==> flow/design.v <==
module incline_sat(
    input [12:0] incline,
    output [9:0] incline_sat
);
assign incline_sat = (~incline[12] && |incline[12:9]) ? 10'h1FF : 
                    (incline[12] && ~(&incline[12:9])) ? 10'h200 : incline[9:0];
endmodule
module desiredDrive(
    input [11:0] avg_torque,
    input [4:0] cadence,
    input not_pedaling,
    input [12:0] incline,
    input [2:0] scale,
    output [11:0] target_curr
);
localparam TORQUE_MIN = 12'h380;
localparam TOO_SMALL = 5'h05;
logic [9:0] inc_sat;
incline_sat i1( .incline(incline), .incline_sat(inc_sat));
logic [10:0] incline_factor;
assign incline_factor = {inc_sat[9], inc_sat[9:0]} + 11'd256;
logic [8:0] incline_factor_limit;
assign incline_factor_limit = (incline_factor[10] == 1'b1) ? 9'h000 : (incline_factor[9]) ? 9'h1FF : incline_factor[8:0];
logic [5:0] cadence_factor;
assign cadence_factor = (|cadence[4:1]) ? ({1'b0, cadence} + 6'd32) : 6'h00;
logic [12:0]torque_off;
assign torque_off = {1'b0, avg_torque} - {1'b0, TORQUE_MIN};
logic [12:0] torque_pos;
assign torque_pos = (torque_off[12] == 1'b1) ? 12'h000 : torque_off[11:0];
logic [30:0]assist_prod;
assign assist_prod = not_pedaling ? 30'h00000000 : (torque_pos * incline_factor_limit * cadence_factor * scale);
assign target_curr = (|assist_prod[29:27]) ? 12'hFFF : assist_prod[26:15];
endmodule
module desiredDrive_reg(
    input clk, rst_n,
    input [11:0] avg_torque,
    input [4:0] cadence,
    input not_pedaling,
    input [12:0] incline,
    input [2:0] scale,
    output logic [11:0] target_curr
);
logic [11:0] avg_torque_r;
logic [4:0] cadence_r;
logic not_pedaling_r;
logic [12:0] incline_r;
logic [2:0] scale_r;
logic [11:0] target_curr_nxt;
always_ff @(posedge clk, negedge rst_n) begin
    if (!rst_n) begin
        avg_torque_r <= 12'h000;
        cadence_r <= 5'h00;
        not_pedaling_r <= 1'b0;
        incline_r <= 13'h0000;
        scale_r <= 3'h0;
    end
    else begin
        avg_torque_r <= avg_torque;
        cadence_r <= cadence;
        not_pedaling_r <= not_pedaling;
        incline_r <= incline;
        scale_r <= scale;
    end
end
desiredDrive iDD(.avg_torque(avg_torque_r), .cadence(cadence_r), .not_pedaling(not_pedaling_r),
                 .incline(incline_r), .scale(scale_r), .target_curr(target_curr_nxt));
always_ff @(posedge clk, negedge rst_n) begin
    if (!rst_n)
        target_curr <= 12'h000;
    else
        target_curr <= target_curr_nxt;
end
endmodule
### Step by step through the tools: desiredDrive_reg

Tool output for the design above, in the order of the flow.
Lines are those of the file above, counted from 1.
The mark - stands for no value.

* top module: desiredDrive_reg
* clock input: clk
* cell library: sky130hd
* library corner: tt_025C_1v80

### After elaboration

Yosys after proc, flatten, opt, wreduce and memory -nomap, before mapping. Enables and synchronous resets that opt folds into registers are not counted as muxes. Memory bits, and registers merged into a memory's read port (data or address), are not among the register bits. Print and check cells are not counted. Equal cells are merged and count once.

* add/subtract/negate cells: 3
* $mul: 3
* divide/modulo/power cells: 0
* $lt $le $gt $ge: 0
* eq/ne operators: 0
* shift operators: 0
* muxes and demuxes: 8
* bitwise operators: 2
* reductions and logical operators: 6

Operators with widths (number)
* 12-bit by 9-bit multiplier with 21-bit output: 1
* 31-bit by 6-bit multiplier with 31-bit output: 1
* 31-bit by 3-bit multiplier with 30-bit output: 1
* 30-bit two-way mux: 1
* 12-bit two-way mux: 2
* 10-bit two-way mux: 2
* 9-bit two-way mux: 2
* 12-bit by 10-bit subtractor with 13-bit output with constant B: 1
* 10-bit by 10-bit adder with 11-bit output with constant B: 1
* 4-bit OR reduction: 2
* 5-bit by 6-bit adder with 6-bit output with constant B: 1
* 6-bit two-way mux: 1
* 4-bit AND reduction: 1
* 3-bit OR reduction: 1
* 1-bit logical AND: 2
* 1-bit inverter: 2

* register bits: 46
* bits in latches: 0
* memory bits (writable): 0
* ROM bits: 0
* clocked read ports x word width: 0
* memories: 0
* output and inout port bits: 12

### Logic depth

Yosys ltp: most cells in a row. Word level: on the elaborated netlist, between registers, memories and ports. Mapped: between sequential cells and ports; inverters and the memories' decode and read muxes count.

* word-level depth: 14
* ABC_AREA: 0
* depth in mapped cells: 55
* depth with buffers taken out: 53

### Synthesis result

Yosys stat after the flow's synthesis: flattened, memories mapped to cells. It holds for the ABC_AREA given above (unset counts as 0); a run with the other value may have another netlist.
The area totals of this step are shown rounded.

Cells by type
* sky130_fd_sc_hd__fa_1: number 174, area in all 3.48E+03 sq um
* sky130_fd_sc_hd__ha_1: number 109, area in all 1.36E+03 sq um
* sky130_fd_sc_hd__dfrtp_1: number 46, area in all 1.15E+03 sq um
* sky130_fd_sc_hd__inv_1: number 249, area in all 934.646 sq um
* sky130_fd_sc_hd__nand2_1: number 201, area in all 754.474 sq um
* sky130_fd_sc_hd__and2_1: number 60, area in all 375.36 sq um
* sky130_fd_sc_hd__nor2_1: number 81, area in all 304.042 sq um
* sky130_fd_sc_hd__a21oi_1: number 51, area in all 255.245 sq um
* sky130_fd_sc_hd__xnor2_1: number 26, area in all 227.718 sq um
* sky130_fd_sc_hd__a21o_1: number 30, area in all 225.216 sq um
* sky130_fd_sc_hd__nand3_1: number 40, area in all 200.192 sq um
* sky130_fd_sc_hd__xor2_1: number 19, area in all 166.41 sq um
* sky130_fd_sc_hd__o21ai_0: number 32, area in all 160.154 sq um
* sky130_fd_sc_hd__clkbuf_1: number 35, area in all 131.376 sq um
* sky130_fd_sc_hd__nor3_1: number 19, area in all 95.091 sq um
* sky130_fd_sc_hd__a2111oi_4: number 3, area in all 82.579 sq um
* sky130_fd_sc_hd__nor2b_1: number 13, area in all 81.328 sq um
* sky130_fd_sc_hd__a211oi_1: number 10, area in all 75.072 sq um

Other cell types: 47; their cells: 126.

* mapped cells: 1324
* cell area after synthesis: 11100 sq um
* sequential part of the area: 1150 sq um
* flip-flops: 46

The figures by module come from a second, unflattened synthesis with its own total; it is not the netlist above.

* cell total of the unflattened synthesis: 1304
* area (unflattened synthesis): 10900 sq um

Each row is one instance without its submodules.

Modules
* desiredDrive: instances 1, cells 1224, area 9540 sq um, seq. area 0.0 sq um
* desiredDrive_reg: instances 1, cells 46, area 1150 sq um, seq. area 1150 sq um
* incline_sat: instances 1, cells 34, area 239 sq um, seq. area 0.0 sq um

### Timing after synthesis

OpenSTA on the mapped netlist: ideal clock, no wires. The path of least setup slack (recovery checks aside). Input and output delay are each 20% of the period. Register names are those of the netlist, which keeps one name where synthesis merged equal registers.

* path type: reg2reg
* start: register incline_r[11]
* end: register (name not given)
* clock period: 13.0 ns
* arrival time: 11.286 ns
* data required time: 12.868 ns
* setup slack: 1.582 ns
* delay of the path: 11.418 ns
* driving pins on the path: 50
* period reached after synthesis: 11.418 ns

"delay of the path" is the arrival time less input delay plus setup time.
"driving pins on the path" counts driving pins, that of a launching flip-flop among them; a cell with two outputs on the path counts twice.
"period reached after synthesis" = period - worst setup slack (recovery checks aside). The figure is calculated, with input and output delays left at 20% of the set period.
The rows between start and end are the longest chain of elaborated cells between them; the timing report does not say that the signal goes this way. Where chains are equally long, one stands for them.
Each line given opens the expression or statement behind the cell; cells for indexed reads and writes are added by Yosys, which also makes memories of some case tables.

* cell sequence: sky130_fd_sc_hd__dfrtp_1 sky130_fd_sc_hd__nor3_1 sky130_fd_sc_hd__nor2_1 sky130_fd_sc_hd__a21o_1 sky130_fd_sc_hd__ha_1 sky130_fd_sc_hd__nor2_1 sky130_fd_sc_hd__clkbuf_1 sky130_fd_sc_hd__a21o_1 sky130_fd_sc_hd__clkbuf_1 sky130_fd_sc_hd__nor2_1 sky130_fd_sc_hd__fa_1 sky130_fd_sc_hd__inv_1 sky130_fd_sc_hd__fa_1 sky130_fd_sc_hd__inv_1 sky130_fd_sc_hd__fa_1 sky130_fd_sc_hd__inv_1 sky130_fd_sc_hd__fa_1 sky130_fd_sc_hd__inv_1 [14 not listed] sky130_fd_sc_hd__a21o_1 sky130_fd_sc_hd__a2111oi_4 sky130_fd_sc_hd__o32ai_2 sky130_fd_sc_hd__a21oi_1 sky130_fd_sc_hd__inv_1 sky130_fd_sc_hd__a21oi_1 sky130_fd_sc_hd__xnor2_1 sky130_fd_sc_hd__nand2_1 sky130_fd_sc_hd__fa_1 sky130_fd_sc_hd__inv_1 sky130_fd_sc_hd__ha_1 sky130_fd_sc_hd__nand4_1 sky130_fd_sc_hd__a2111oi_4 sky130_fd_sc_hd__or2_2 sky130_fd_sc_hd__o2111ai_1 sky130_fd_sc_hd__a211oi_2 sky130_fd_sc_hd__buf_6 sky130_fd_sc_hd__o21ai_0
* length of the longest elaborated chain: 14
* elaborated cells on any way between the ends: 16
* classes of those cells: add/sub: 1; mul: 3; mux: 6; logic: 1; reduce/logical: 5

RTL lines, path after synthesis
* from (decl): line 46 `logic [12:0] incline_r;`
* from (assign): line 54 `incline_r <= 13'h0000;`
* from (assign): line 61 `incline_r <= incline;`
* 4-bit AND reduction: line 6 `(incline[12] && ~(&incline[12:9])) ? 10'h200 : incline[9:0];`
* 1-bit inverter: line 6
* 1-bit logical AND: line 6
* 10-bit two-way mux: line 6
* 10-bit two-way mux: line 5 `assign incline_sat = (~incline[12] && |incline[12:9]) ? 10'h1FF :`
* 10-bit by 10-bit adder with 11-bit output: line 21 `assign incline_factor = {inc_sat[9], inc_sat[9:0]} + 11'd256;`
* 9-bit two-way mux x2: line 23 `assign incline_factor_limit = (incline_factor[10] == 1'b1) ? 9'h000 : (incline_factor[9]) ? 9'h1FF : incline_f ...`
* 12-bit by 9-bit multiplier with 21-bit output: line 31 `assign assist_prod = not_pedaling ? 30'h00000000 : (torque_pos * incline_factor_limit * cadence_factor * scale ...`
* 31-bit by 6-bit multiplier with 31-bit output: line 31
* 31-bit by 3-bit multiplier with 30-bit output: line 31
* 30-bit two-way mux: line 31
* 3-bit OR reduction: line 32
* 12-bit two-way mux: line 32
* to (assign): line 69
* to (assign): line 71
* to (decl): line 41

### Worst path after layout

From the final timing report of run 1: the path of least setup slack in the routed layout; clock arrival at registers is part of the times.

* path type: reg2reg
* start: register incline_r[10]
* end: register (name not given)
* clock period: 14.5 ns
* arrival time: 11.88 ns
* data required time: 14.70 ns
* setup slack: 2.81 ns
* driving pins on the path: 48

The rows between start and end are the longest chain of elaborated cells between them; the timing report does not say that the signal goes this way. Where chains are equally long, one stands for them.

* cell sequence: sky130_fd_sc_hd__dfrtp_2 sky130_fd_sc_hd__nor3_2 sky130_fd_sc_hd__nor2_1 sky130_fd_sc_hd__a21o_1 sky130_fd_sc_hd__ha_4 sky130_fd_sc_hd__nor2_4 sky130_fd_sc_hd__a21o_4 sky130_fd_sc_hd__buf_4 sky130_fd_sc_hd__buf_4 sky130_fd_sc_hd__nor2_1 sky130_fd_sc_hd__fa_1 sky130_fd_sc_hd__fa_1 sky130_fd_sc_hd__fa_1 sky130_fd_sc_hd__inv_2 sky130_fd_sc_hd__fa_1 sky130_fd_sc_hd__inv_2 sky130_fd_sc_hd__ha_4 sky130_fd_sc_hd__a21boi_4 [12 not listed] sky130_fd_sc_hd__a21o_1 sky130_fd_sc_hd__a2111oi_4 sky130_fd_sc_hd__o32ai_4 sky130_fd_sc_hd__a21oi_2 sky130_fd_sc_hd__inv_1 sky130_fd_sc_hd__a21oi_2 sky130_fd_sc_hd__xnor2_2 sky130_fd_sc_hd__buf_4 sky130_fd_sc_hd__and2_4 sky130_fd_sc_hd__fa_1 sky130_fd_sc_hd__ha_4 sky130_fd_sc_hd__nand4_1 sky130_fd_sc_hd__a2111oi_4 sky130_fd_sc_hd__or2_4 sky130_fd_sc_hd__o2111ai_4 sky130_fd_sc_hd__a211oi_4 sky130_fd_sc_hd__buf_4 sky130_fd_sc_hd__o21ai_2
* length of the longest elaborated chain: 14
* elaborated cells on any way between the ends: 16
* classes of those cells: add/sub: 1; mul: 3; mux: 6; logic: 1; reduce/logical: 5

RTL lines, path after layout
* from (decl): line 46 `logic [12:0] incline_r;`
* from (assign): line 54 `incline_r <= 13'h0000;`
* from (assign): line 61 `incline_r <= incline;`
* 4-bit AND reduction: line 6 `(incline[12] && ~(&incline[12:9])) ? 10'h200 : incline[9:0];`
* 1-bit inverter: line 6
* 1-bit logical AND: line 6
* 10-bit two-way mux: line 6
* 10-bit two-way mux: line 5 `assign incline_sat = (~incline[12] && |incline[12:9]) ? 10'h1FF :`
* 10-bit by 10-bit adder with 11-bit output: line 21 `assign incline_factor = {inc_sat[9], inc_sat[9:0]} + 11'd256;`
* 9-bit two-way mux x2: line 23 `assign incline_factor_limit = (incline_factor[10] == 1'b1) ? 9'h000 : (incline_factor[9]) ? 9'h1FF : incline_f ...`
* 12-bit by 9-bit multiplier with 21-bit output: line 31 `assign assist_prod = not_pedaling ? 30'h00000000 : (torque_pos * incline_factor_limit * cadence_factor * scale ...`
* 31-bit by 6-bit multiplier with 31-bit output: line 31
* 31-bit by 3-bit multiplier with 30-bit output: line 31
* 30-bit two-way mux: line 31
* 3-bit OR reduction: line 32
* 12-bit two-way mux: line 32
* to (assign): line 69
* to (assign): line 71
* to (decl): line 41

Below are 3 stored runs of the flow (Yosys, OpenROAD; platform sky130hd) on desiredDrive_reg, each with its settings and what was measured, unordered. Constraints: input delay and output delay 20% of the set period each, output load 0.01 pF.
By "clock period reached" is meant the clock period of the run minus its worst setup slack. This is arithmetic on one report: input and output delays are still those of the set period (20% each).
"time used up by the worst setup path" means the part of the period allowed to the worst setup path (the constraints hold back 20% at inputs and 20% at outputs) less its slack; where the path has registers, the arrival times of their clocks count too.
The results are shown rounded.

### Run 1

Settings: `ABC_AREA=0`, `CAP_MARGIN=15`, `CELL_PAD_IN_SITES_DETAIL_PLACEMENT=1`, `CORE_MARGIN=8`, `CORE_UTILIZATION=39`, `CTS_CLUSTER_DIAMETER=198`, `CTS_CLUSTER_SIZE=43`, `GPL_ROUTABILITY_DRIVEN=0`, `GPL_TIMING_DRIVEN=1`, `MAX_ROUTING_LAYER=met4`, `PLACE_DENSITY_LB_ADDON=0.21`, `SETUP_SLACK_MARGIN=2.67`, `SLEW_MARGIN=35`, `TNS_END_PERCENT=90`, `period_ns=14.5`

- Synthesized cell area: 11100 sq um
- Overall die area: 34100 sq um
- Standard-cell area after layout: 13400 sq um
- Worst setup slack after layout: 2.81 ns
- Post-route setup TNS: 0.000 ns
- Lowest hold slack: 0.824 ns
- Clock period reached: 11.688 ns
- Time used up by the worst setup path: 11.69 ns
- Critical path kind: reg2reg

### Run 2

Settings: `ABC_AREA=0`, `CAP_MARGIN=35`, `CELL_PAD_IN_SITES_DETAIL_PLACEMENT=2`, `CORE_MARGIN=8`, `CORE_UTILIZATION=23`, `CTS_CLUSTER_DIAMETER=198`, `CTS_CLUSTER_SIZE=43`, `GPL_ROUTABILITY_DRIVEN=0`, `GPL_TIMING_DRIVEN=0`, `MAX_ROUTING_LAYER=met4`, `PLACE_DENSITY=0.9`, `SETUP_SLACK_MARGIN=2.67`, `SLEW_MARGIN=35`, `TNS_END_PERCENT=90`, `period_ns=14.5`

- Synthesized cell area: 11100 sq um
- Overall die area: 55500 sq um
- Standard-cell area after layout: 14400 sq um
- Worst setup slack after layout: 0.238 ns
- Post-route setup TNS: 0.000 ns
- Lowest hold slack: 0.797 ns
- Clock period reached: 14.262 ns
- Time used up by the worst setup path: 14.26 ns
- Critical path kind: reg2reg

### Run 3

Settings: `ABC_AREA=0`, `CAP_MARGIN=15`, `CELL_PAD_IN_SITES_DETAIL_PLACEMENT=2`, `CORE_MARGIN=8`, `CORE_UTILIZATION=23`, `CTS_CLUSTER_DIAMETER=198`, `CTS_CLUSTER_SIZE=43`, `GPL_ROUTABILITY_DRIVEN=1`, `GPL_TIMING_DRIVEN=1`, `MAX_ROUTING_LAYER=met4`, `PLACE_DENSITY_LB_ADDON=0.21`, `SETUP_SLACK_MARGIN=2.67`, `SLEW_MARGIN=35`, `TNS_END_PERCENT=90`, `period_ns=14.5`

- Synthesized cell area: 11100 sq um
- Overall die area: 55500 sq um
- Standard-cell area after layout: 13700 sq um
- Worst setup slack after layout: 2.76 ns
- Post-route setup TNS: 0.000 ns
- Lowest hold slack: 0.809 ns
- Clock period reached: 11.742 ns
- Time used up by the worst setup path: 11.74 ns
- Critical path kind: reg2reg
